==> flow/design.v <==
module vga640x480(
    input wire i_clk,            
    input wire i_pix_stb,        
    input wire i_rst,            
    output wire o_hs,            
    output wire o_vs,            
    output wire o_blanking,      
    output wire o_active,        
    output wire o_screenend,     
    output wire o_animate,       
    output wire [9:0] o_x,       
    output wire [8:0] o_y        
    );
    localparam HS_STA = 16;               
    localparam HS_END = 16 + 96;          
    localparam HA_STA = 16 + 96 + 48;     
    localparam VS_STA = 480 + 10;         
    localparam VS_END = 480 + 10 + 2;     
    localparam VA_END = 480;              
    localparam LINE   = 800;              
    localparam SCREEN = 525;              
    reg [9:0] h_count;   
    reg [9:0] v_count;   
    assign o_hs = ~((h_count >= HS_STA) & (h_count < HS_END));
    assign o_vs = ~((v_count >= VS_STA) & (v_count < VS_END));
    assign o_x = (h_count < HA_STA) ? 0 : (h_count - HA_STA);
    assign o_y = (v_count >= VA_END) ? (VA_END - 1) : (v_count);
    assign o_blanking = ((h_count < HA_STA) | (v_count > VA_END - 1));
    assign o_active = ~((h_count < HA_STA) | (v_count > VA_END - 1)); 
    assign o_screenend = ((v_count == SCREEN - 1) & (h_count == LINE));
    assign o_animate = ((v_count == VA_END - 1) & (h_count == LINE));
    always @ (posedge i_clk)
    begin
        if (i_rst)   
        begin
            h_count <= 0;
            v_count <= 0;
        end
        if (i_pix_stb)   
        begin
            if (h_count == LINE)   
            begin
                h_count <= 0;
                v_count <= v_count + 1;
            end
            else 
                h_count <= h_count + 1;
            if (v_count == SCREEN)   
                v_count <= 0;
        end
    end
endmodule
module blockRunner(
    input wire CLK,              
    input wire RST_BTN,          
    output wire VGA_HS_O,        
    output wire VGA_VS_O,        
    output reg [3:0] VGA_R,      
    output reg [3:0] VGA_G,      
    output reg [3:0] VGA_B,      
    output wire a, ba, c, d, e, f, g,
    output wire a1, ba1, c1, d1, e1, f1, g1,
    output wire a2, ba2, c2, d2, e2, f2, g2,
    output wire a3, ba3, c3, d3, e3, f3, g3,
    input SW0,
    input KEY0,
    input KEY1,
    input KEY2,
    input KEY3
    );
    wire rst = ~RST_BTN;     
    reg [15:0] cnt;
    reg pix_stb;
    always @(posedge CLK)
        if (RST_BTN == 1'b0)
            {pix_stb, cnt} <= 17'd0;
        else
            {pix_stb, cnt} <= cnt + 16'h8000;   
    wire [9:0] x;   
    wire [8:0] y;   
    vga640x480 display (
        .i_clk(CLK),
        .i_pix_stb(pix_stb),
        .i_rst(rst),
        .o_hs(VGA_HS_O),
        .o_vs(VGA_VS_O),
        .o_x(x),
        .o_y(y)
    );
   	wire backDrop, sun, moon, cloud, cloud2, cloud3;
   	assign backDrop = ((x > 0) & (y > 300) & (x < 640) & (y < 477)) ? 1 : 0;
	assign sun = ((x > 475) & (y > 50) & (x < 550) & (y < 125)) ? 1 : 0;
	assign moon = ((x > 475) & (y > 50) & (x < 550) & (y < 125)) ? 1 : 0;
	assign cloud = ((x > cloud1X) & (x < cloud1Width + cloud1X) & (y > 75) & (y < 125)) ? 1 : 0;
	assign cloud2 = ((x > cloud2X) & (x < cloud2Width + cloud2X) & (y > 100) & (y < 150)) ? 1 : 0;
	assign cloud3 = ((x > cloud3X) & (x < cloud3Width + cloud3X) & (y > 85) & (y < 135)) ? 1 : 0;
	assign star = ((x > 20) & (x < 25) & (y > 50) & (y < 55)) ? 1 : 0;
	assign star1 = ((x > 70) & (x < 75) & (y > 125) & (y < 130)) ? 1 : 0;
	assign star2 = ((x > 100) & (x < 105) & (y > 30) & (y < 35)) ? 1 : 0;
	assign star3 = ((x > 150) & (x < 155) & (y > 65) & (y < 70)) ? 1 : 0;
	assign star4 = ((x > 200) & (x < 205) & (y > 20) & (y < 25)) ? 1 : 0;
	assign star5 = ((x > 240) & (x < 245) & (y > 80) & (y < 85)) ? 1 : 0;
	assign star6 = ((x > 300) & (x < 305) & (y > 90) & (y < 95)) ? 1 : 0;
	assign star7 = ((x > 340) & (x < 345) & (y > 40) & (y < 45)) ? 1 : 0;
	assign star8 = ((x > 410) & (x < 415) & (y > 75) & (y < 80)) ? 1 : 0;
	assign star9 = ((x > 450) & (x < 455) & (y > 90) & (y < 95)) ? 1 : 0;
	assign o1left = ((x > 90) & (y > 120) & (x < 120) & (y < 250)) ? 1 : 0;
	assign o1right = ((x > 190) & (y > 120) & (x < 220) & (y < 250)) ? 1 : 0;
	assign o1top = ((x > 90) & (y > 120) & (x < 220) & (y < 150)) ? 1 : 0;
	assign o1bottom = ((x > 90) & (y > 220) & (x < 220) & (y < 250)) ? 1 : 0;
	assign o2left = ((x > 285) & (y > 120) & (x < 315) & (y < 250)) ? 1 : 0;
	assign o2right = ((x > 385 ) & (y > 120) & (x < 415) & (y < 250 )) ? 1 : 0;
	assign o2top = ((x > 285) & (y > 120) & (x < 415) & (y < 150)) ? 1 : 0;
	assign o2bottom = ((x > 285) & (y > 220) & (x < 415) & (y < 250)) ? 1 : 0;
	assign fleft = ((x > 480) & (y > 120) & (x < 510) & (y <  250)) ? 1 : 0;
	assign ftop = ((x > 490) & (y > 120) & (x < 570) & (y < 150)) ? 1 : 0;
	assign fbottom = ((x > 490) & (y > 180) & (x < 550) & (y < 210)) ? 1 : 0;
	reg[9:0] cloud1X, cloud2X, cloud3X;
	reg[9:0] cloud1Width, cloud2Width, cloud3Width;
	reg nightToggle, dayToggle;
always@(posedge CLK)
	begin
		case(s)
			menu: begin
					cloud1X <= 10'd110;
					cloud2X <= 10'd300;
					cloud3X <= 10'd10;
					cloud1Width <= 10'd100;
					cloud2Width <= 10'd100;
					cloud3Width <= 10'd90;
					nightToggle <= 1'd0;
					dayToggle <= 1'd1;
					end
			playingDay: begin
						if(countTime >= 990)
							begin
								cloud1X <= cloud1X + 3'd2;
								cloud2X <= cloud2X + 1'd1;
								cloud3X <= cloud3X + 1'd1;
							end
						if(countDayNight >= 20)
							begin
								nightToggle <= !nightToggle;
								dayToggle <= !dayToggle;
							end
						end
			playingNight: begin
						if(countTime >= 990)
							begin
								cloud1X <= cloud1X + 3'd2;
								cloud2X <= cloud2X + 1'd1;
								cloud3X <= cloud3X + 1'd1;
							end
						if(countDayNight >= 20)
							begin
								nightToggle <= !nightToggle;
								dayToggle <= !dayToggle;
							end
						end		
		endcase
	end
	reg [1:0] s;
	reg [1:0] ns;
	parameter 
		menu = 2'd0,
		lose = 2'd1,
		playingDay = 2'd2,
		playingNight = 2'd3;
always@(posedge CLK or negedge RST_BTN)
begin
	if (RST_BTN == 1'b0)
		begin
			s <= menu;
		end
	else
		begin
			s <= ns;
		end
end
always@(*)
begin
	case(s)
		menu: 	begin
				if(KEY0 == 1'b0)
				begin
					ns = playingDay;
				end
				else
					ns = menu;
				end
		playingDay: begin
				if(hit == 1'b1)
					ns = lose;
				else if(nightToggle)
					ns = playingNight;
				else
					ns = playingDay;
				end
		playingNight: begin
				if(hit == 1'b1)
					ns = lose;
				else if(dayToggle)
					ns = playingDay;
				else
					ns = playingNight;
				end
		lose: begin
				if(KEY1 == 1'b0)
					ns = menu;
				else
					ns = lose;
				end
	endcase
end
sevenSeg ones(oneOut[3], oneOut[2], oneOut[1], oneOut[0], a, ba, c, d, e, f, g);
sevenSeg tens(tenOut[3], tenOut[2], tenOut[1], tenOut[0], a1, ba1, c1, d1, e1, f1, g1);
sevenSeg hunds(hunOut[3], hunOut[2], hunOut[1], hunOut[0], a2, ba2, c2, d2, e2, f2, g2);
sevenSeg thous(thoOut[3], thoOut[2], thoOut[1], thoOut[0], a3, ba3, c3, d3, e3, f3, g3);
reg[3:0] oneCount, oneHi, oneOut;
reg[3:0] tenCount, tenHi, tenOut;
reg[3:0] hunCount, hunHi, hunOut;
reg[3:0] thoCount, thoHi, thoOut;
always@(posedge CLK)
	begin
		if(RST_BTN == 1'b0)
			begin
				oneHi <= 4'd0;
				tenHi <= 4'd0;
				hunHi <= 4'd0;
				thoHi <= 4'd0;
			end
		if(SW0 == 1'b1)
			begin
				oneOut <= oneHi;
				tenOut <= tenHi;
				hunOut <= hunHi;
				thoOut <= thoHi;
			end
		else
			begin
				oneOut <= oneCount;
				tenOut <= tenCount;
				hunOut <= hunCount;
				thoOut <= thoCount;
			end
		case(s)
			menu: begin
					oneCount <= 4'd0;
					tenCount <= 4'd0;
					hunCount <= 4'd0;
					thoCount <= 4'd0;
					end
			playingDay: begin
						if(countTime >= 1_000)
							begin
								oneCount <= oneCount + 1'd1;
								if(oneCount >= 4'd9)
									begin
										tenCount <= tenCount + 1'd1;
										oneCount <= 1'd0;
									end
								if(tenCount > 4'd9)
									begin
										hunCount <= hunCount + 1'd1;
										tenCount <= 1'd0;
									end
								if(hunCount > 4'd9)
									begin
										thoCount <= thoCount + 1'd1;
										hunCount <= 1'd0;
									end
							end
						end
				playingNight: begin
						if(countTime >= 1_000)
							begin
								oneCount <= oneCount + 1'd1;
								if(oneCount >= 4'd9)
									begin
										tenCount <= tenCount + 1'd1;
										oneCount <= 1'd0;
									end
								if(tenCount >= 4'd9)
									begin
										hunCount <= hunCount + 1'd1;
										tenCount <= 1'd0;
									end
								if(hunCount >= 4'd9)
									begin
										thoCount <= thoCount + 1'd1;
										hunCount <= 1'd0;
									end
							end
						end
				lose: begin
						if(thoCount > thoHi)
							begin
								oneHi <= oneCount;
								tenHi <= tenCount;
								hunHi <= hunCount;
								thoHi <= thoCount;
							end
						else if(thoCount == thoHi)
							begin
								if(hunCount > hunHi)
									begin
										oneHi <= oneCount;
										tenHi <= tenCount;
										hunHi <= hunCount;
										thoHi <= thoCount;
									end
								else if(hunCount == hunHi)
									begin
										if(tenCount > tenHi)
											begin
												oneHi <= oneCount;
												tenHi <= tenCount;
												hunHi <= hunCount;
												thoHi <= thoCount;
											end
										else if(tenCount == tenHi)
											begin
												if(oneCount > oneHi)
													begin
														oneHi <= oneCount;
														tenHi <= tenCount;
														hunHi <= hunCount;
														thoHi <= thoCount;
													end
											end
									end
							end
						end				
			endcase
	end
wire bg = ~(backDrop || sun || blocks[0] || blocks[1] || blocks[2] || blocks[3] || dino || cloud || cloud2 || cloud3) && (x >= 1 && x <= 639 && y >= 1 && y <= 479);
always@(*)
	begin
		case(s)
			menu: begin
						VGA_R[3] = backDrop | sun;        
						VGA_G[3] = blocks[0] | blocks[1] | blocks[3] | blocks[2] | sun;  
						VGA_B[3] = dino | bg;         
						VGA_R[2] = backDrop | sun | cloud | cloud2 | cloud3 | bg;         
						VGA_G[2] = blocks[0] | blocks[1] | blocks[3] | blocks[2] | backDrop | sun | cloud | cloud2 | cloud3 | bg;  
						VGA_B[2] = cloud | cloud2 | cloud3 | dino;         
						VGA_R[1] = backDrop | sun | cloud | cloud2 | cloud3 | bg;         
						VGA_G[1] = backDrop | sun | cloud | cloud2 | cloud3 | bg;  
						VGA_B[1] = backDrop | cloud | cloud2 | cloud3 | dino;         
						VGA_R[0] = backDrop | cloud | cloud2 | cloud3;         
						VGA_G[0] = cloud | cloud2 | cloud3;  
						VGA_B[0] = cloud | cloud2 | cloud3 | dino | bg;         
					end
			playingDay: begin
						VGA_R[3] = backDrop | sun;         
						VGA_G[3] = blocks[0] | blocks[1] | blocks[3] | blocks[2] | sun;  
						VGA_B[3] = dino | bg;         
						VGA_R[2] = backDrop | sun | cloud | cloud2 | cloud3 | bg;         
						VGA_G[2] = backDrop | blocks[0] | blocks[1] | blocks[3] | blocks[2] | sun | cloud | cloud2 | cloud3 | bg;  
						VGA_B[2] = dino | cloud | cloud2 | cloud3;         
						VGA_R[1] = backDrop | sun | cloud | cloud2 | cloud3 | bg;         
						VGA_G[1] = backDrop | sun | cloud | cloud2 | cloud3 | bg; 
						VGA_B[1] = backDrop | dino | cloud | cloud2 | cloud3;         
						VGA_R[0] = backDrop | cloud | cloud2 | cloud3;         
						VGA_G[0] = cloud | cloud2 | cloud3;  
						VGA_B[0] = dino | cloud | cloud2 | cloud3 | bg;         
					end
			playingNight: begin
						VGA_R[3] = moon | star | star1 | star2 | star3 | star4 | star5 | star6 | star7 | star8 | star9;
						VGA_G[3] = moon | star | star1 | star2 | star3 | star4 | star5 | star6 | star7 | star8 | star9 | blocks[0] | blocks[1] | blocks[3] | blocks[2];  
						VGA_B[3] = dino | moon | star | star1 | star2 | star3 | star4 | star5 | star6 | star7 | star8 | star9;         
						VGA_R[2] = backDrop | moon | cloud | cloud2 | cloud3 |star | star1 | star2 | star3 | star4 | star5 | star6 | star7 | star8 | star9;         
						VGA_G[2] = backDrop | moon | cloud | cloud2 | cloud3 | star | star1 | star2 | star3 | star4 | star5 | star6 | star7 | star8 | star9 | blocks[0] | blocks[1] | blocks[3] | blocks[2];  
						VGA_B[2] = dino | cloud | cloud2 | cloud3 | moon | star | star1 | star2 | star3 | star4 | star5 | star6 | star7 | star8 | star9;         
						VGA_R[1] = backDrop | moon | cloud | cloud2 | cloud3 | star | star1 | star2 | star3 | star4 | star5 | star6 | star7 | star8 | star9;         
						VGA_G[1] = backDrop | moon | cloud | cloud2 | cloud3 | star | star1 | star2 | star3 | star4 | star5 | star6 | star7 | star8 | star9; 
						VGA_B[1] = backDrop | dino | cloud | cloud2 | cloud3 | moon | star | star1 | star2 | star3 | star4 | star5 | star6 | star7 | star8 | star9;         
						VGA_R[0] = backDrop | cloud | cloud2 | cloud3 | moon | star | star1 | star2 | star3 | star4 | star5 | star6 | star7 | star8 | star9;         
						VGA_G[0] = cloud | cloud2 | cloud3 | moon | star | star1 | star2 | star3 | star4 | star5 | star6 | star7 | star8 | star9;  
						VGA_B[0] = dino | cloud | cloud2 | cloud3 | moon | star | star1 | star2 | star3 | star4 | star5 | star6 | star7 | star8 | star9;         
						end
			lose: begin
						VGA_R[0] = backDrop;         
						VGA_G[0] = blocks[0] | blocks[1] | blocks[3] | blocks[2];  
						VGA_B[0] = 0;         
						VGA_R[1] = backDrop | o1left | o1right | o1bottom | o1top | o2left | o2right | o2top | o2bottom | fleft | ftop | fbottom;         
						VGA_G[1] = 0;  
						VGA_B[1] = 0;        
						VGA_R[2] = backDrop;         
						VGA_G[2] = 0; 
						VGA_B[2] = 0;         
						VGA_R[3] = backDrop | o1left | o1right | o1bottom | o1top | o2left | o2right | o2top | o2bottom | fleft | ftop | fbottom;         
						VGA_G[3] = 0;  
						VGA_B[3] = 0;         
					end
		endcase
end
wire dino;
reg[9:0] dinoX;
reg[8:0] dinoY;
reg[9:0] dinoWidth;
reg[8:0] dinoHeight;
reg[1:0] direction;
reg[7:0] speedD;
reg[19:0] count;
reg[7:0] count2;
reg st_count2;
always@(posedge CLK)
	begin
		case(s)
		menu: 		begin
					dinoX <= 75;
					dinoWidth <= 15;
					dinoHeight <= 40;			
				end
		playingDay: begin
			if(KEY2 == 1'b0)  
				begin
					dinoX <= 75;
					dinoWidth <= 15;
					dinoHeight <= 20;
					speedD <= 2;
				end
			else 
				begin
					dinoX <= 75;
					dinoWidth <= 15;
					dinoHeight <= 40;
					speedD <= 2;
				end
			end
		playingNight: begin
			if(KEY2 == 1'b0)  
				begin
					dinoX <= 75;
					dinoWidth <= 15;
					dinoHeight <= 20;
					speedD <= 2;
				end
			else 
				begin
					dinoX <= 75;
					dinoWidth <= 15;
					dinoHeight <= 40;
					speedD <= 2;
				end
			end
		endcase
	end
always@(posedge CLK)
	begin
		if(RST_BTN == 1'b0)
			begin
				count <= 20'd0;
				count2 <= 8'd0;
				st_count2 <= 1'b0;
			end
		else
		begin
		if(count == 20'd5000)
			begin
				count <= 20'd0;
			end
		else
			begin
				count <= count + 20'd1;
			end
		if (st_count2 == 1'b1)
			begin
				if (count2 <= 8'd90)
					begin
						if (count == 20'd5000)
							begin
								count2 <= count2 + 1'b1;
							end
					end
				else
					begin
						st_count2 <= 1'b0;
						count2 <= 8'd0;
					end
			end
		case(s)
			playingDay: begin
						if(KEY3 == 1'b0)
							begin
								st_count2 <= 1'b1;
							end
						else if(KEY2 == 1'b0 && st_count2 == 1'b1)
							begin
								count2 <= 8'd90;
							end
						end
			playingNight: begin
						if(KEY3 == 1'b0)
							begin
								st_count2 <= 1'b1;
							end
						else if(KEY2 == 1'b0 && st_count2 == 1'b1)
							begin
								count2 <= 8'd90;
							end
						end
		endcase
		end
end
assign dino = ((x > dinoX) & (x < dinoWidth + dinoX) & (y > dinoY) & (y < dinoHeight + dinoY)) ? 1 : 0;
always@(posedge CLK)
	begin
		case(s)
			menu: begin
					dinoY <= 260;
					direction <= 2'd3;
					end
			playingDay: begin
					if(count == 20'd5000)  
						begin
							if(direction == 2'b1)
								begin
									dinoY <= dinoY - speedD;
								end
							else if(direction == 2'd2)
								begin
									dinoY <= dinoY + speedD;
								end
							else if (direction == 2'd3)
								begin
									dinoY <= dinoY;
								end
							if(count2 > 8'd0 && count2 <= 8'd45)
								begin
									direction <= 2'b1;
								end
							else if(count2 >= 8'd45 && count2 <= 8'd90)
								begin
									direction <= 2'd2;
								end
							else if(count2 == 8'd0)
								begin
									direction <= 2'd3;
								end
							end
							else if(KEY2 == 1'b0  && (count2 >= 90 || count2 == 0))  
								begin
									dinoY <= 280;
								end
							else if(count2 >= 90 || count2 == 0)
								begin
									dinoY <= 260;
								end
						end
			playingNight: begin
					if(count == 20'd5000)  
						begin
							if(direction == 2'b1)
								begin
									dinoY <= dinoY - speedD;
								end
							else if(direction == 2'd2)
								begin
									dinoY <= dinoY + speedD;
								end
							else if (direction == 2'd3)
								begin
									dinoY <= dinoY;
								end
							if(count2 > 8'd0 && count2 <= 8'd45)
								begin
									direction <= 2'b1;
								end
							else if(count2 >= 8'd45 && count2 <= 8'd90)
								begin
									direction <= 2'd2;
								end
							else if(count2 == 8'd0)
								begin
									direction <= 2'd3;
								end
							end
							else if(KEY2 == 1'b0  && (count2 >= 90 || count2 == 0))
								begin
									dinoY <= 280;
								end
							else if(count2 >= 90 || count2 == 0)
								begin
									dinoY <= 260;
								end
					end
		endcase
end
	randomBlock randGen(CLK, rstRand, rstSeed, seed, ranHeight, ranWidth, ranY);
	reg rstRand;
	wire[3:0] blocks;
	reg[9:0] b1X, b2X, b3X, b4X;
	reg[8:0] b1Y, b2Y, b3Y, b4Y;
	wire[8:0] ranY;
	reg[9:0] b1Width, b2Width, b3Width, b4Width;
	wire[8:0] ranWidth;
	reg[8:0] b1Height, b2Height, b3Height, b4Height;
	wire[8:0] ranHeight;
	reg[7:0] speedB;
	reg[19:0] countB1, countB2;
	reg[25:0] countTime;
	reg[5:0] countTime2, countDayNight;
	assign blocks[0] = ((x > b1X) & (x < b1Width + b1X) & (y > b1Y) & (y < b1Height + b1Y)) ? 1 : 0;
	assign blocks[1] = ((x > b2X) & (x < b2Width + b2X) & (y > b2Y) & (y < b2Height + b2Y)) ? 1 : 0;
	assign blocks[2] = ((x > b3X) & (x < b3Width + b3X) & (y > b3Y) & (y < b3Height + b3Y)) ? 1 : 0;
	assign blocks[3] = ((x > b4X) & (x < b4Width + b4X) & (y > b4Y) & (y < b4Height + b4Y)) ? 1 : 0;
always@(posedge CLK) 
	begin
		if(RST_BTN == 1'b0)
			begin
				countTime <= 26'd0;
				countB1 <= 20'd0;
			end
		case(s)
			menu: begin
				b1Width <= 20;
				b2Width <= 20;
				b3Width <= 20;
				b4Width <= 25;
				b1Height <= 20;
				b2Height <= 40;
				b3Height <= 30;
				b4Height <= 10;
				b1Y <= 280;
				b2Y <= 260;
				b3Y <= 270;
				b4Y <= 260;
				b1X <= 10;
				b2X <= 690;
				b3X <= 460;
				b4X <= 230;
				speedB <= 1;
				countTime2 <= 1'd0;
				countDayNight <= 1'd0;
				rstRand <= 1'b0;
				end
			playingDay:	begin
					rstRand <= 1'b1;				
					if(blocks[0] == 1'b1 && (b1X < 1 || b1X > 679))
						begin
							b2Width <= ranWidth;
							b2Height <= ranHeight;
							b2Y <= ranY;
						end
					if(blocks[1] == 1'b1 && (b2X < 1 || b2X > 679))
						begin
							b3Width <= ranWidth;
							b3Height <= ranHeight;
							b3Y <= ranY;
						end
					if(blocks[2] == 1'b1 && (b3X < 1 || b3X > 679))
						begin
							b4Width <= ranWidth;
							b4Height <= ranHeight;
							b4Y <= ranY;
						end
					if(blocks[3] == 1'b1 && (b4X < 1 || b4X > 679))
						begin
							b1Width <= ranWidth;
							b1Height <= ranHeight;
							b1Y <= ranY;
						end
					countTime <= countTime + 1'd1;
					countB1 <= countB1 + 1'd1;
					if(countB1 == 20'd5000)
						begin
							b1X <= b1X - speedB;
							b2X <= b2X - speedB;
							b3X <= b3X - speedB;
							b4X <= b4X - speedB;
							countB1 <= 20'd0;
						end
					if(countTime >= 1_000)
						begin
							countTime <= 0;
							countTime2 <= countTime2 + 1'd1;
							countDayNight <= countDayNight + 1'd1;
						end
					if(countTime2 >= 5'd30 && speedB <= 5'd3)
						begin
							speedB <= speedB + 1'd1;
							countTime2 <= 1'd0;
						end
					if(countDayNight >= 5'd20)
						begin
							countDayNight <= 5'd0;
						end
				end
			playingNight:	begin
					rstRand <= 1'b1;
					if(blocks[0] == 1'b1 && (b1X < 1 || b1X > 679))
						begin
							b1Width <= ranWidth;
							b1Height <= ranHeight;
							b1Y <= ranY;
						end
					if(blocks[1] == 1'b1 && (b2X < 1 || b2X > 679))
						begin
							b2Width <= ranWidth;
							b2Height <= ranHeight;
							b2Y <= ranY;
						end
					if(blocks[2] == 1'b1 && (b3X < 1 || b3X > 679))
						begin
							b3Width <= ranWidth;
							b3Height <= ranHeight;
							b3Y <= ranY;
						end
					if(blocks[3] == 1'b1 && (b4X < 1 || b4X > 679))
						begin
							b4Width <= ranWidth;
							b4Height <= ranHeight;
							b4Y <= ranY;
						end
					countTime <= countTime + 1'd1;
					countB1 <= countB1 + 1'd1;
					if(countB1 == 20'd5000)
						begin
							b1X <= b1X - speedB;
							b2X <= b2X - speedB;
							b3X <= b3X - speedB;
							b4X <= b4X - speedB;
							countB1 <= 20'd0;
						end
					if(countTime >= 1_000)
						begin
							countTime <= 0;
							countTime2 <= countTime2 + 1'd1;
							countDayNight <= countDayNight + 1'd1;
						end
					if(countTime2 >= 5'd30 && speedB <= 5'd3)
						begin
							speedB <= speedB + 1'd1;
							countTime2 <= 1'd0;
						end
					if(countDayNight >= 5'd20)
						begin
							countDayNight <= 5'd0;
						end
				end
		endcase
	end
reg[2:0] seedCount, seed;
reg rstSeed;
always@(posedge CLK)
	begin
		case(s)
			menu: begin
					rstSeed <= 1'b1;
					seedCount <= 1'b0;
					end
			playingDay: begin
							rstSeed <= 1'b1;
							seedCount <= seedCount + 1'd1;
							if(seedCount >= 3'd8)
								begin
									seedCount <= 3'd0;
								end
							if(KEY3 == 1'b0 || KEY2 == 1'b0)
								begin
									rstSeed <= 1'b0;
									seed <= seedCount;
								end
							end
			playingNight: begin
							rstSeed <= 1'b1;
							seedCount <= seedCount + 1'd1;
							if(seedCount >= 3'd8)
								begin
									seedCount <= 3'd0;
								end
							if(KEY3 == 1'b0 || KEY2 == 1'b0)
								begin
									rstSeed <= 1'b0;
									seed <= seedCount;
								end
							end
		endcase
	end
wire hit;
assign hit = ((dino && blocks[0]) || (dino && blocks[1]) || (dino && blocks[3]) || (dino && blocks[2]));
endmodule
module sevenSeg(a, b, c, d, o1, o2, o3, o4, o5, o6, o7);
	input a, b, c, d; 
	output o1, o2, o3, o4, o5, o6, o7;
	assign o1 =~((~b&~d) | (~a&c) | (b&c) | (a&~d) | (~a&b&d) | (a&~b&~c));
	assign o2 =~((~a&~b) | (~b&~d) | (~a&~c&~d) | (~a&c&d) | (a&~c&d));
	assign o3 =~((~a&~c) | (~a&d) | (~c&d) | (~a&b) | (a&~b));
	assign o4 =~((~a&~b&~d) | (~b&c&d) | (b&~c&d) | (b&c&~d) | (a&~c&~d));
	assign o5 =~((~b&~d) | (c&~d) | (a&c) | (a&b));
	assign o6 =~((~c&~d) | (b&~d) | (a&~b) | (a&c) | (~a&b&~c));
	assign o7 =~((~b&c) | (c&~d) | (a&~b) | (a&d) | (~a&b&~c));
endmodule 
module linearFeedShiftReg(
input clk, rst, rstSeed,
input[2:0] seed,
output reg[2:0] out
);
always@(posedge clk)
	begin
		if(rst == 1'b0)
			out <= seed;
		else
			out <= {out[1]^out[2], out[2:0]};
	end
endmodule
module randomBlock(
input clk, rst, rstSeed,
input[2:0] seed,
output reg[5:0] height, width,
output reg[8:0] yVal
);
reg[2:0] S, NS;
wire[2:0] out;
linearFeedShiftReg regboi(clk, rstSeed, seed, out);
parameter
	blockT1 = 3'b000,
	blockT2 = 3'b001,
	blockT3 = 3'b010,
	blockT4 = 3'b011,
	blockT5 = 3'b100,
	blockT6 = 3'b101,
	blockT7 = 3'b110,
	blockT8 = 3'b111;
always@(posedge clk or negedge rst)
	begin
		if(rst == 1'b0)
			S <= blockT1;
		else
			S <= NS;
	end
always@(posedge clk)
	begin
		case(S)
			blockT1: begin
						height <= 6'd20;
						width <= 6'd20;
						yVal <= 9'd280;
						NS <= blockT2;
						end
			blockT2: begin
						height <= 6'd40;
						width <= 6'd15;
						yVal <= 9'd260;
						NS <= blockT3;
						end
			blockT3: begin
						height <= 6'd30;
						width <= 6'd10;
						yVal <= 9'd270;
						NS <= blockT4;
						end
			blockT4: begin
						height <= 6'd40;
						width <= 6'd20;
						yVal <= 9'd260;
						NS <= blockT5;
						end
			blockT5: begin
						height <= 6'd35;
						width <= 6'd20;
						yVal <= 9'd265;
						NS <= blockT6;
						end
			blockT6: begin
						height <= 6'd10;
						width <= 6'd25;
						yVal <= 9'd270;
						NS <= blockT7;
						end
			blockT7: begin
						height <= 6'd10;
						width <= 6'd25;
						yVal <= 9'd280;
						NS <= blockT8;
						end
			blockT8: begin
						height <= 6'd10;
						width <= 6'd25;
						yVal <= 9'd260;
						NS <= blockT1;
						end
			default: NS <= out;
		endcase
	end
endmodule
# From RTL to reports: blockRunner
# Each step is given for the RTL above and for the edited RTL.
# Lines under "before" count in the file above, lines under "after" in the edited file.
# "change" is "after" less "before", of the values as shown; "change_rel_pct" is that difference over "before", in percent.
# Operators carry their Yosys type and port widths (W data, S select, Z words).
# Not given: --
dict set report design {
  top_module {blockRunner}
  clk_port {CLK}
  library {sky130hd}
  corner {tt_025C_1v80}
}

# The edit
# Unified diff, file above to edited file.
# A script made this edit. It changes what the design does and was not meant as an optimisation.
# begin of diff
@@ -215,5 +215,12 @@
 sevenSeg ones(oneOut[3], oneOut[2], oneOut[1], oneOut[0], a, ba, c, d, e, f, g);
 sevenSeg tens(tenOut[3], tenOut[2], tenOut[1], tenOut[0], a1, ba1, c1, d1, e1, f1, g1);
-sevenSeg hunds(hunOut[3], hunOut[2], hunOut[1], hunOut[0], a2, ba2, c2, d2, e2, f2, g2);
+wire f2_a, f2_b;
+wire c2_a, c2_b;
+wire g2_a, g2_b;
+sevenSeg hunds(hunOut[3], hunOut[2], hunOut[1], hunOut[0], a2, ba2, c2_a, d2, e2, f2_a, g2_a);
+sevenSeg hunds_2 (~(hunOut[3]), hunOut[2], hunOut[1], hunOut[0], , , c2_b, , , f2_b, g2_b);
+assign f2 = f2_a ^ f2_b;
+assign c2 = c2_a ^ c2_b;
+assign g2 = g2_a ^ g2_b;
 sevenSeg thous(thoOut[3], thoOut[2], thoOut[1], thoOut[0], a3, ba3, c3, d3, e3, f3, g3);
 reg[3:0] oneCount, oneHi, oneOut;
# end of diff

# Word level
# Source: Yosys, flattened and elaborated, memories not mapped. Widths are those after wreduce. Registers that Yosys merges into a memory's read port (data or address) are not register bits. Print and check cells do not count.
# Yosys's memory passes give these memory sizes; they may raise the number of words (mostly to a power of two), join words into wider ones and drop unused or constant bits.
# item before after change change_rel_pct
set word_totals {}
lappend word_totals {regBits 405 405 0 0.00}
lappend word_totals {mem_bits_ro 152 152 0 0.00}
lappend word_totals {clocked_rd_ports_x_width 19 19 0 0.00}
lappend word_totals {mem_count 1 1 0 0.00}
lappend word_totals {input_bits 7 7 0 0.00}
lappend word_totals {out_inout_bits 42 42 0 0.00}
lappend word_totals {wordCells 1026 1043 17 1.66}
# item before after change change_rel_pct
set op_classes {}
lappend op_classes {n_addsub 36 36 0 0.00}
lappend op_classes {n_cmp 129 129 0 0.00}
lappend op_classes {equal 39 39 0 0.00}
lappend op_classes {mux 200 200 0 0.00}
lappend op_classes {n_logic 509 526 17 3.34}
lappend op_classes {reduce_logical 59 59 0 0.00}
# item before after
set mem_list {}
lappend mem_list {memory_list {8 x 19 bit 1R0W} {8 x 19 bit 1R0W}}
# cell before after change change_rel_pct
set op_table {}
lappend op_table {{$or A1 B1 Y1} 247 257 10 4.05}
lappend op_table {{$not A1 Y1} 49 52 3 6.12}
lappend op_table {{$xor A1 B1 Y1} 0 3 3 --}
lappend op_table {{$and A1 B1 Y1} 213 214 1 0.47}
lappend op_table {{$mux W4} 57 57 0 0.00}
lappend op_table {{$mux W1} 40 40 0 0.00}
lappend op_table {{$mux W10} 19 19 0 0.00}
lappend op_table {{$logic_and A1 B1 Y1} 17 17 0 0.00}
lappend op_table {{$logic_or A1 B1 Y1} 17 17 0 0.00}
lappend op_table {{$mux W9} 14 14 0 0.00}
lappend op_table {{$ne A2 B2 Y1 const B} 12 12 0 0.00}
lappend op_table {{$gt A10 B9 Y1 const B} 9 9 0 0.00}
lappend op_table {{$gt A9 B7 Y1 const B} 8 8 0 0.00}
lappend op_table {{$pmux W1 S3} 8 8 0 0.00}
lappend op_table {{$pmux W9 S3} 8 8 0 0.00}
lappend op_table {{$gt A10 B10 Y1} 7 7 0 0.00}
lappend op_table {{$lt A10 B10 Y1} 7 7 0 0.00}
lappend op_table {{$lt A10 B9 Y1 const B} 7 7 0 0.00}
lappend op_table {{$mux W2} 7 7 0 0.00}
lappend op_table {{$mux W8} 7 7 0 0.00}
lappend op_table {{$ne A2 B1 Y1 const B} 7 7 0 0.00}
lappend op_table {{$pmux W10 S2} 7 7 0 0.00}
lappend op_table {{$reduce_and A2 Y1} 7 7 0 0.00}
lappend op_table {{$reduce_and A3 Y1} 7 7 0 0.00}
lappend op_table {{$add A9 B9 Y9} 5 5 0 0.00}
lappend op_table {{$gt A9 B9 Y1} 5 5 0 0.00}
lappend op_table {{$lt A10 B7 Y1 const B} 5 5 0 0.00}
lappend op_table {{$lt A10 B8 Y1 const B} 5 5 0 0.00}
# Not every row of either side is listed.

# Longest topological paths
# Yosys ltp: most cells in a row. Word level: on the elaborated netlist, between registers, memories and ports. Mapped: between sequential cells and ports; inverters and the memories' decode and read muxes count.
# item before after change change_rel_pct
set depth {}
lappend depth {word_depth 26 26 0 0.00}
lappend depth {ABC_AREA 0 0 -- --}
lappend depth {ltp_mapped 20 18 -2 -10.00}
lappend depth {mapped_depth_nobuf 18 18 0 0.00}

# Mapped cells and area
# Source: synth_stat.txt of the flow (Yosys; design flattened, memories mapped). It holds for the ABC_AREA given above (unset counts as 0); a run with the other value may have another netlist.
# cell_type before after change change_rel_pct
set by_type {}
lappend by_type {sky130_fd_sc_hd__inv_1 256 234 -22 -8.59}
lappend by_type {sky130_fd_sc_hd__a21o_1 41 60 19 46.34}
lappend by_type {sky130_fd_sc_hd__clkbuf_1 79 67 -12 -15.19}
lappend by_type {sky130_fd_sc_hd__nand2b_1 40 51 11 27.50}
lappend by_type {sky130_fd_sc_hd__o21bai_1 19 8 -11 -57.89}
lappend by_type {sky130_fd_sc_hd__nor2_1 277 267 -10 -3.61}
lappend by_type {sky130_fd_sc_hd__o21ai_0 160 170 10 6.25}
lappend by_type {sky130_fd_sc_hd__nand3_1 90 98 8 8.89}
lappend by_type {sky130_fd_sc_hd__maj3_1 15 7 -8 -53.33}
lappend by_type {sky130_fd_sc_hd__nand2_1 200 207 7 3.50}
lappend by_type {sky130_fd_sc_hd__o31ai_1 16 9 -7 -43.75}
lappend by_type {sky130_fd_sc_hd__a2111oi_0 13 6 -7 -53.85}
lappend by_type {sky130_fd_sc_hd__o311ai_0 10 3 -7 -70.00}
lappend by_type {sky130_fd_sc_hd__o41ai_1 5 12 7 140.00}
lappend by_type {sky130_fd_sc_hd__a211oi_1 22 16 -6 -27.27}
lappend by_type {sky130_fd_sc_hd__a31oi_1 20 15 -5 -25.00}
lappend by_type {sky130_fd_sc_hd__o211ai_1 14 19 5 35.71}
lappend by_type {sky130_fd_sc_hd__o2bb2ai_1 6 1 -5 -83.33}
# Not every row of either side is listed.
# item before after change change_rel_pct
set mapped {}
lappend mapped {stdcells 2824 2823 -1 -0.04}
lappend mapped {mapped_area_um2 25356.8 25434.4 77.6 0.31}
lappend mapped {seqArea_um2 9014.9 9014.9 0.0 0.00}
lappend mapped {ff_cells 332 332 0 0.00}
lappend mapped {n_buf 99 98 -1 -1.01}
# The figures by module come from a second, unflattened synthesis with its own total; it is not the netlist above.
# item before after change change_rel_pct
set hier_totals {}
lappend hier_totals {cells_unflattened 2887 2955 68 2.36}
lappend hier_totals {hier_area_um2 27018.4 27468.8 450.4 1.67}
# Each row is one instance without its submodules.
# mod instances cells mod_area_um2 seq_area_um2
set by_module_before {}
lappend by_module_before {blockRunner 1 2527 23905.4 8909.8}
lappend by_module_before {vga640x480 1 177 1498.9 500.5}
lappend by_module_before {sevenSeg 4 32 230.2 0.0}
lappend by_module_before {randomBlock 1 55 693.2 415.4}
# mod instances cells mod_area_um2 seq_area_um2
set by_module_after {}
lappend by_module_after {blockRunner 1 2563 24125.6 8909.8}
lappend by_module_after {vga640x480 1 177 1498.9 500.5}
lappend by_module_after {sevenSeg 5 32 230.2 0.0}
lappend by_module_after {randomBlock 1 55 693.2 415.4}

# Timing after synthesis
# Path of least setup slack by OpenSTA after synthesis, without wires, with an ideal clock, recovery checks aside; 20% of the period is set as input and as output delay. Where synthesis merged equal registers, the netlist keeps one of their names.
# item before after change change_rel_pct
set synth_timing {}
lappend synth_timing {path_kind {register to output} {register to output} -- --}
lappend synth_timing {start {reg display.h_count[5]} {reg display.h_count[6]} -- --}
lappend synth_timing {end {out VGA_R[2]} {out VGA_R[1]} -- --}
lappend synth_timing {period_ps 10000 10000 0 0.00}
lappend synth_timing {output_delay_ps 2000 2000 0 0.00}
lappend synth_timing {launch_ps 0 0 0 --}
lappend synth_timing {arrival_time_ps 4664 4281 -383 -8.21}
lappend synth_timing {t_required_ps 8000 8000 0 0.00}
lappend synth_timing {setup_slack_ps 3336 3719 383 --}
lappend synth_timing {path_delay_ps 4664 4281 -383 -8.21}
lappend synth_timing {driving_pins 19 17 -2 -10.53}
lappend synth_timing {path_buffers 5 2 -3 -60.00}
lappend synth_timing {synth_period_reached_ps 6664 6281 -383 -5.75}
# "path_delay_ps" is the arrival time less input delay plus setup time.
# A path that ends at an output port has no setup time.
# "driving_pins" counts driving pins, that of a launching flip-flop among them; a cell with two outputs on the path counts twice.
# "synth_period_reached_ps" = period - worst setup slack (recovery checks aside). The figure is calculated, with input and output delays left at 20% of the set period.
# Between the ends stands the longest chain of elaborated cells between them, by number of cells; it is not shown to be the way that was timed. Of several equally long chains one is given.
# Each line given opens the expression or statement behind the cell; cells for indexed reads and writes are added by Yosys, which also makes memories of some case tables.
# At most two assigning lines are given for a register; there are more.
dict set report synth_via_before {
  cell_sequence {sky130_fd_sc_hd__edfxtp_1 -> sky130_fd_sc_hd__buf_2 -> sky130_fd_sc_hd__clkbuf_1 -> sky130_fd_sc_hd__buf_1 -> sky130_fd_sc_hd__inv_1 -> sky130_fd_sc_hd__ha_1 -> sky130_fd_sc_hd__clkbuf_1 -> sky130_fd_sc_hd__buf_2 -> sky130_fd_sc_hd__nand2_1 -> sky130_fd_sc_hd__o2bb2ai_1 -> sky130_fd_sc_hd__ha_1 -> sky130_fd_sc_hd__nand4_1 -> sky130_fd_sc_hd__nor2_1 -> sky130_fd_sc_hd__a2111o_1 -> sky130_fd_sc_hd__a2111oi_0 -> sky130_fd_sc_hd__a311oi_4 -> sky130_fd_sc_hd__nor3b_2 -> sky130_fd_sc_hd__o21a_1 -> sky130_fd_sc_hd__o21ai_0}
  elab_chain_len 22
  cells_between 155
  classes_between {add/sub: 1; compare: 43; mux: 22; logic: 76; reduce/logical: 13}
}
# item line
set synth_lines_before {}
lappend synth_lines_before {{start, declared} 22} ;# reg [9:0] h_count;
lappend synth_lines_before {{start, assigned} 36} ;# h_count <= 0;
lappend synth_lines_before {{start, assigned} 47} ;# h_count <= h_count + 1;
lappend synth_lines_before {{$lt A10 B8 Y1} 26} ;# assign o_x = (h_count < HA_STA) ? 0 : (h_count - HA_STA);
lappend synth_lines_before {{$mux W10} 26}
lappend synth_lines_before {{$gt A10 B1 Y1} 91} ;# assign backDrop = ((x > 0) & (y > 300) & (x < 640) & (y < 477)) ? 1 : 0;
lappend synth_lines_before {{$and A1 B1 Y1 x3} 91}
lappend synth_lines_before {{$mux W1} 91}
lappend synth_lines_before {{$or A1 B1 Y1 x14} 372} ;# VGA_R[2] = backDrop | moon | cloud | cloud2 | cloud3 |star | star1 | star2 | star3 | star4 | star5 | star6 | s ...
lappend synth_lines_before {{$pmux W1 S3} 339} ;# case(s)
lappend synth_lines_before {{end, declared} 58} ;# output reg [3:0] VGA_R,
dict set report synth_via_after {
  cell_sequence {sky130_fd_sc_hd__edfxtp_1 -> sky130_fd_sc_hd__buf_4 -> sky130_fd_sc_hd__inv_1 -> sky130_fd_sc_hd__ha_1 -> sky130_fd_sc_hd__buf_2 -> sky130_fd_sc_hd__or2_2 -> sky130_fd_sc_hd__o22ai_1 -> sky130_fd_sc_hd__ha_1 -> sky130_fd_sc_hd__a21o_1 -> sky130_fd_sc_hd__a21o_1 -> sky130_fd_sc_hd__a211o_1 -> sky130_fd_sc_hd__a221oi_1 -> sky130_fd_sc_hd__a311o_1 -> sky130_fd_sc_hd__nand3b_1 -> sky130_fd_sc_hd__o41ai_2 -> sky130_fd_sc_hd__o211ai_4 -> sky130_fd_sc_hd__or2_1}
  elab_chain_len 22
  cells_between 219
  classes_between {add/sub: 1; compare: 54; mux: 33; logic: 118; reduce/logical: 13}
}
# item line
set synth_lines_after {}
lappend synth_lines_after {{start, declared} 22} ;# reg [9:0] h_count;
lappend synth_lines_after {{start, assigned} 36} ;# h_count <= 0;
lappend synth_lines_after {{start, assigned} 47} ;# h_count <= h_count + 1;
lappend synth_lines_after {{$lt A10 B8 Y1} 26} ;# assign o_x = (h_count < HA_STA) ? 0 : (h_count - HA_STA);
lappend synth_lines_after {{$mux W10} 26}
lappend synth_lines_after {{$gt A10 B1 Y1} 91} ;# assign backDrop = ((x > 0) & (y > 300) & (x < 640) & (y < 477)) ? 1 : 0;
lappend synth_lines_after {{$and A1 B1 Y1 x3} 91}
lappend synth_lines_after {{$mux W1} 91}
lappend synth_lines_after {{$or A1 B1 Y1 x14} 382} ;# VGA_R[1] = backDrop | moon | cloud | cloud2 | cloud3 | star | star1 | star2 | star3 | star4 | star5 | star6 | ...
lappend synth_lines_after {{$pmux W1 S3} 346} ;# case(s)
lappend synth_lines_after {{end, declared} 58} ;# output reg [3:0] VGA_R,
# Some nets on the timed path still bear RTL names; the line given drives or declares the net.
# signal line
set synth_nets_after {}
lappend synth_nets_after {VGA_G[1] 346}

# Worst path after layout
# From the final timing report of each run of set A: the path of least setup slack in the routed layout; clock arrival at registers is part of the times.
# The report prints the path's times to 10 ps; the period is as set.
# item before after change change_rel_pct
set layout_timing {}
lappend layout_timing {path_kind {register to output} {register to output} -- --}
lappend layout_timing {start {reg display.h_count[5]} {reg display.h_count[5]} -- --}
lappend layout_timing {end {out VGA_B[0]} {out VGA_R[1]} -- --}
lappend layout_timing {period_ps 10000 10000 0 0.00}
lappend layout_timing {output_delay_ps 2000 2000 0 0.00}
lappend layout_timing {launch_ps 580 570 -10 -1.72}
lappend layout_timing {arrival_time_ps 6210 6180 -30 -0.48}
lappend layout_timing {t_required_ps 8000 8000 0 0.00}
lappend layout_timing {setup_slack_ps 1790 1820 30 --}
lappend layout_timing {driving_pins 15 16 1 6.67}
lappend layout_timing {path_buffers 1 1 0 0.00}
# Between the ends stands the longest chain of elaborated cells between them, by number of cells; it is not shown to be the way that was timed. Of several equally long chains one is given.
# At most two assigning lines are given for a register; there are more.
dict set report layout_via_before {
  cell_sequence {sky130_fd_sc_hd__edfxtp_1 -> sky130_fd_sc_hd__o21ai_1 -> sky130_fd_sc_hd__nand2_1 -> sky130_fd_sc_hd__and2_1 -> sky130_fd_sc_hd__ha_1 -> sky130_fd_sc_hd__nor2_1 -> sky130_fd_sc_hd__nor2_1 -> sky130_fd_sc_hd__maj3_1 -> sky130_fd_sc_hd__o32ai_1 -> sky130_fd_sc_hd__a2111oi_0 -> sky130_fd_sc_hd__a311oi_4 -> sky130_fd_sc_hd__nor3b_2 -> sky130_fd_sc_hd__nand4bb_1 -> sky130_fd_sc_hd__a41oi_1 -> sky130_fd_sc_hd__clkdlybuf4s50_1}
  elab_chain_len 22
  cells_between 159
  classes_between {add/sub: 1; compare: 43; mux: 22; logic: 80; reduce/logical: 13}
}
# item line
set layout_lines_before {}
lappend layout_lines_before {{start, declared} 22} ;# reg [9:0] h_count;
lappend layout_lines_before {{start, assigned} 36} ;# h_count <= 0;
lappend layout_lines_before {{start, assigned} 47} ;# h_count <= h_count + 1;
lappend layout_lines_before {{$lt A10 B8 Y1} 26} ;# assign o_x = (h_count < HA_STA) ? 0 : (h_count - HA_STA);
lappend layout_lines_before {{$mux W10} 26}
lappend layout_lines_before {{$gt A10 B7 Y1} 507} ;# assign dino = ((x > dinoX) & (x < dinoWidth + dinoX) & (y > dinoY) & (y < dinoHeight + dinoY)) ? 1 : 0;
lappend layout_lines_before {{$and A1 B1 Y1 x3} 507}
lappend layout_lines_before {{$mux W1} 507}
lappend layout_lines_before {{$or A1 B1 Y1 x14} 380} ;# VGA_B[0] = dino | cloud | cloud2 | cloud3 | moon | star | star1 | star2 | star3 | star4 | star5 | star6 | star ...
lappend layout_lines_before {{$pmux W1 S4} 339} ;# case(s)
lappend layout_lines_before {{end, declared} 60} ;# output reg [3:0] VGA_B,
dict set report layout_via_after {
  cell_sequence {sky130_fd_sc_hd__edfxtp_1 -> sky130_fd_sc_hd__inv_1 -> sky130_fd_sc_hd__ha_1 -> sky130_fd_sc_hd__or2_2 -> sky130_fd_sc_hd__o22ai_2 -> sky130_fd_sc_hd__ha_1 -> sky130_fd_sc_hd__a21o_1 -> sky130_fd_sc_hd__a21o_1 -> sky130_fd_sc_hd__a211o_1 -> sky130_fd_sc_hd__a221oi_1 -> sky130_fd_sc_hd__a311o_1 -> sky130_fd_sc_hd__nand3b_1 -> sky130_fd_sc_hd__o21ai_0 -> sky130_fd_sc_hd__o211ai_4 -> sky130_fd_sc_hd__or2_1 -> sky130_fd_sc_hd__clkdlybuf4s50_1}
  elab_chain_len 22
  cells_between 219
  classes_between {add/sub: 1; compare: 54; mux: 33; logic: 118; reduce/logical: 13}
}
# item line
set layout_lines_after {}
lappend layout_lines_after {{start, declared} 22} ;# reg [9:0] h_count;
lappend layout_lines_after {{start, assigned} 36} ;# h_count <= 0;
lappend layout_lines_after {{start, assigned} 47} ;# h_count <= h_count + 1;
lappend layout_lines_after {{$lt A10 B8 Y1} 26} ;# assign o_x = (h_count < HA_STA) ? 0 : (h_count - HA_STA);
lappend layout_lines_after {{$mux W10} 26}
lappend layout_lines_after {{$gt A10 B1 Y1} 91} ;# assign backDrop = ((x > 0) & (y > 300) & (x < 640) & (y < 477)) ? 1 : 0;
lappend layout_lines_after {{$and A1 B1 Y1 x3} 91}
lappend layout_lines_after {{$mux W1} 91}
lappend layout_lines_after {{$or A1 B1 Y1 x14} 382} ;# VGA_R[1] = backDrop | moon | cloud | cloud2 | cloud3 | star | star1 | star2 | star3 | star4 | star5 | star6 | ...
lappend layout_lines_after {{$pmux W1 S3} 346} ;# case(s)
lappend layout_lines_after {{end, declared} 58} ;# output reg [3:0] VGA_R,

# Measured runs
# Both versions went through the flow (Yosys, OpenROAD) with the same settings in each pair. Constraints: input delay and output delay 20% of the set period each, output load 0.01 pF.
dict set report settings_set_A {
  CORE_UTILIZATION 40
  period_ns 10.0
  CAP_MARGIN 20
  CORE_MARGIN 2
  SLEW_MARGIN 20
}
# item before after change change_rel_pct
set measured_set_A {}
lappend measured_set_A {synthArea_um2 25356.8 25434.4 77.6 0.31}
lappend measured_set_A {dieArea_um2 65420.9 65617.9 197.0 0.30}
lappend measured_set_A {stdcell_area_um2 28220.8 28199.5 -21.3 -0.08}
lappend measured_set_A {setup_ws_ps 1794 1822 28 --}
lappend measured_set_A {tns_setup_ps 0 0 0 --}
lappend measured_set_A {design_power_uw 7888 6730 -1158 -14.68}
dict set report settings_set_B {
  CORE_UTILIZATION 31
  CTS_CLUSTER_DIAMETER 96
  PLACE_DENSITY 0.61
  SETUP_SLACK_MARGIN 0.03
  period_ns 5.82
  CAP_MARGIN 20
  CORE_MARGIN 2
  SLEW_MARGIN 20
}
# item before after change change_rel_pct
set measured_set_B {}
lappend measured_set_B {synthArea_um2 25356.8 25434.4 77.6 0.31}
lappend measured_set_B {dieArea_um2 84100.0 84352.5 252.5 0.30}
lappend measured_set_B {stdcell_area_um2 29383.2 29468.3 85.1 0.29}
lappend measured_set_B {setup_ws_ps 197 147 -50 --}
lappend measured_set_B {tns_setup_ps 0 0 0 --}
lappend measured_set_B {design_power_uw 13593 11627 -1966 -14.46}
# By "design_power_uw" is meant OpenSTA's value without simulated activity: inputs other than the clock are taken to toggle once in ten clock periods, and the tool carries that through the logic.
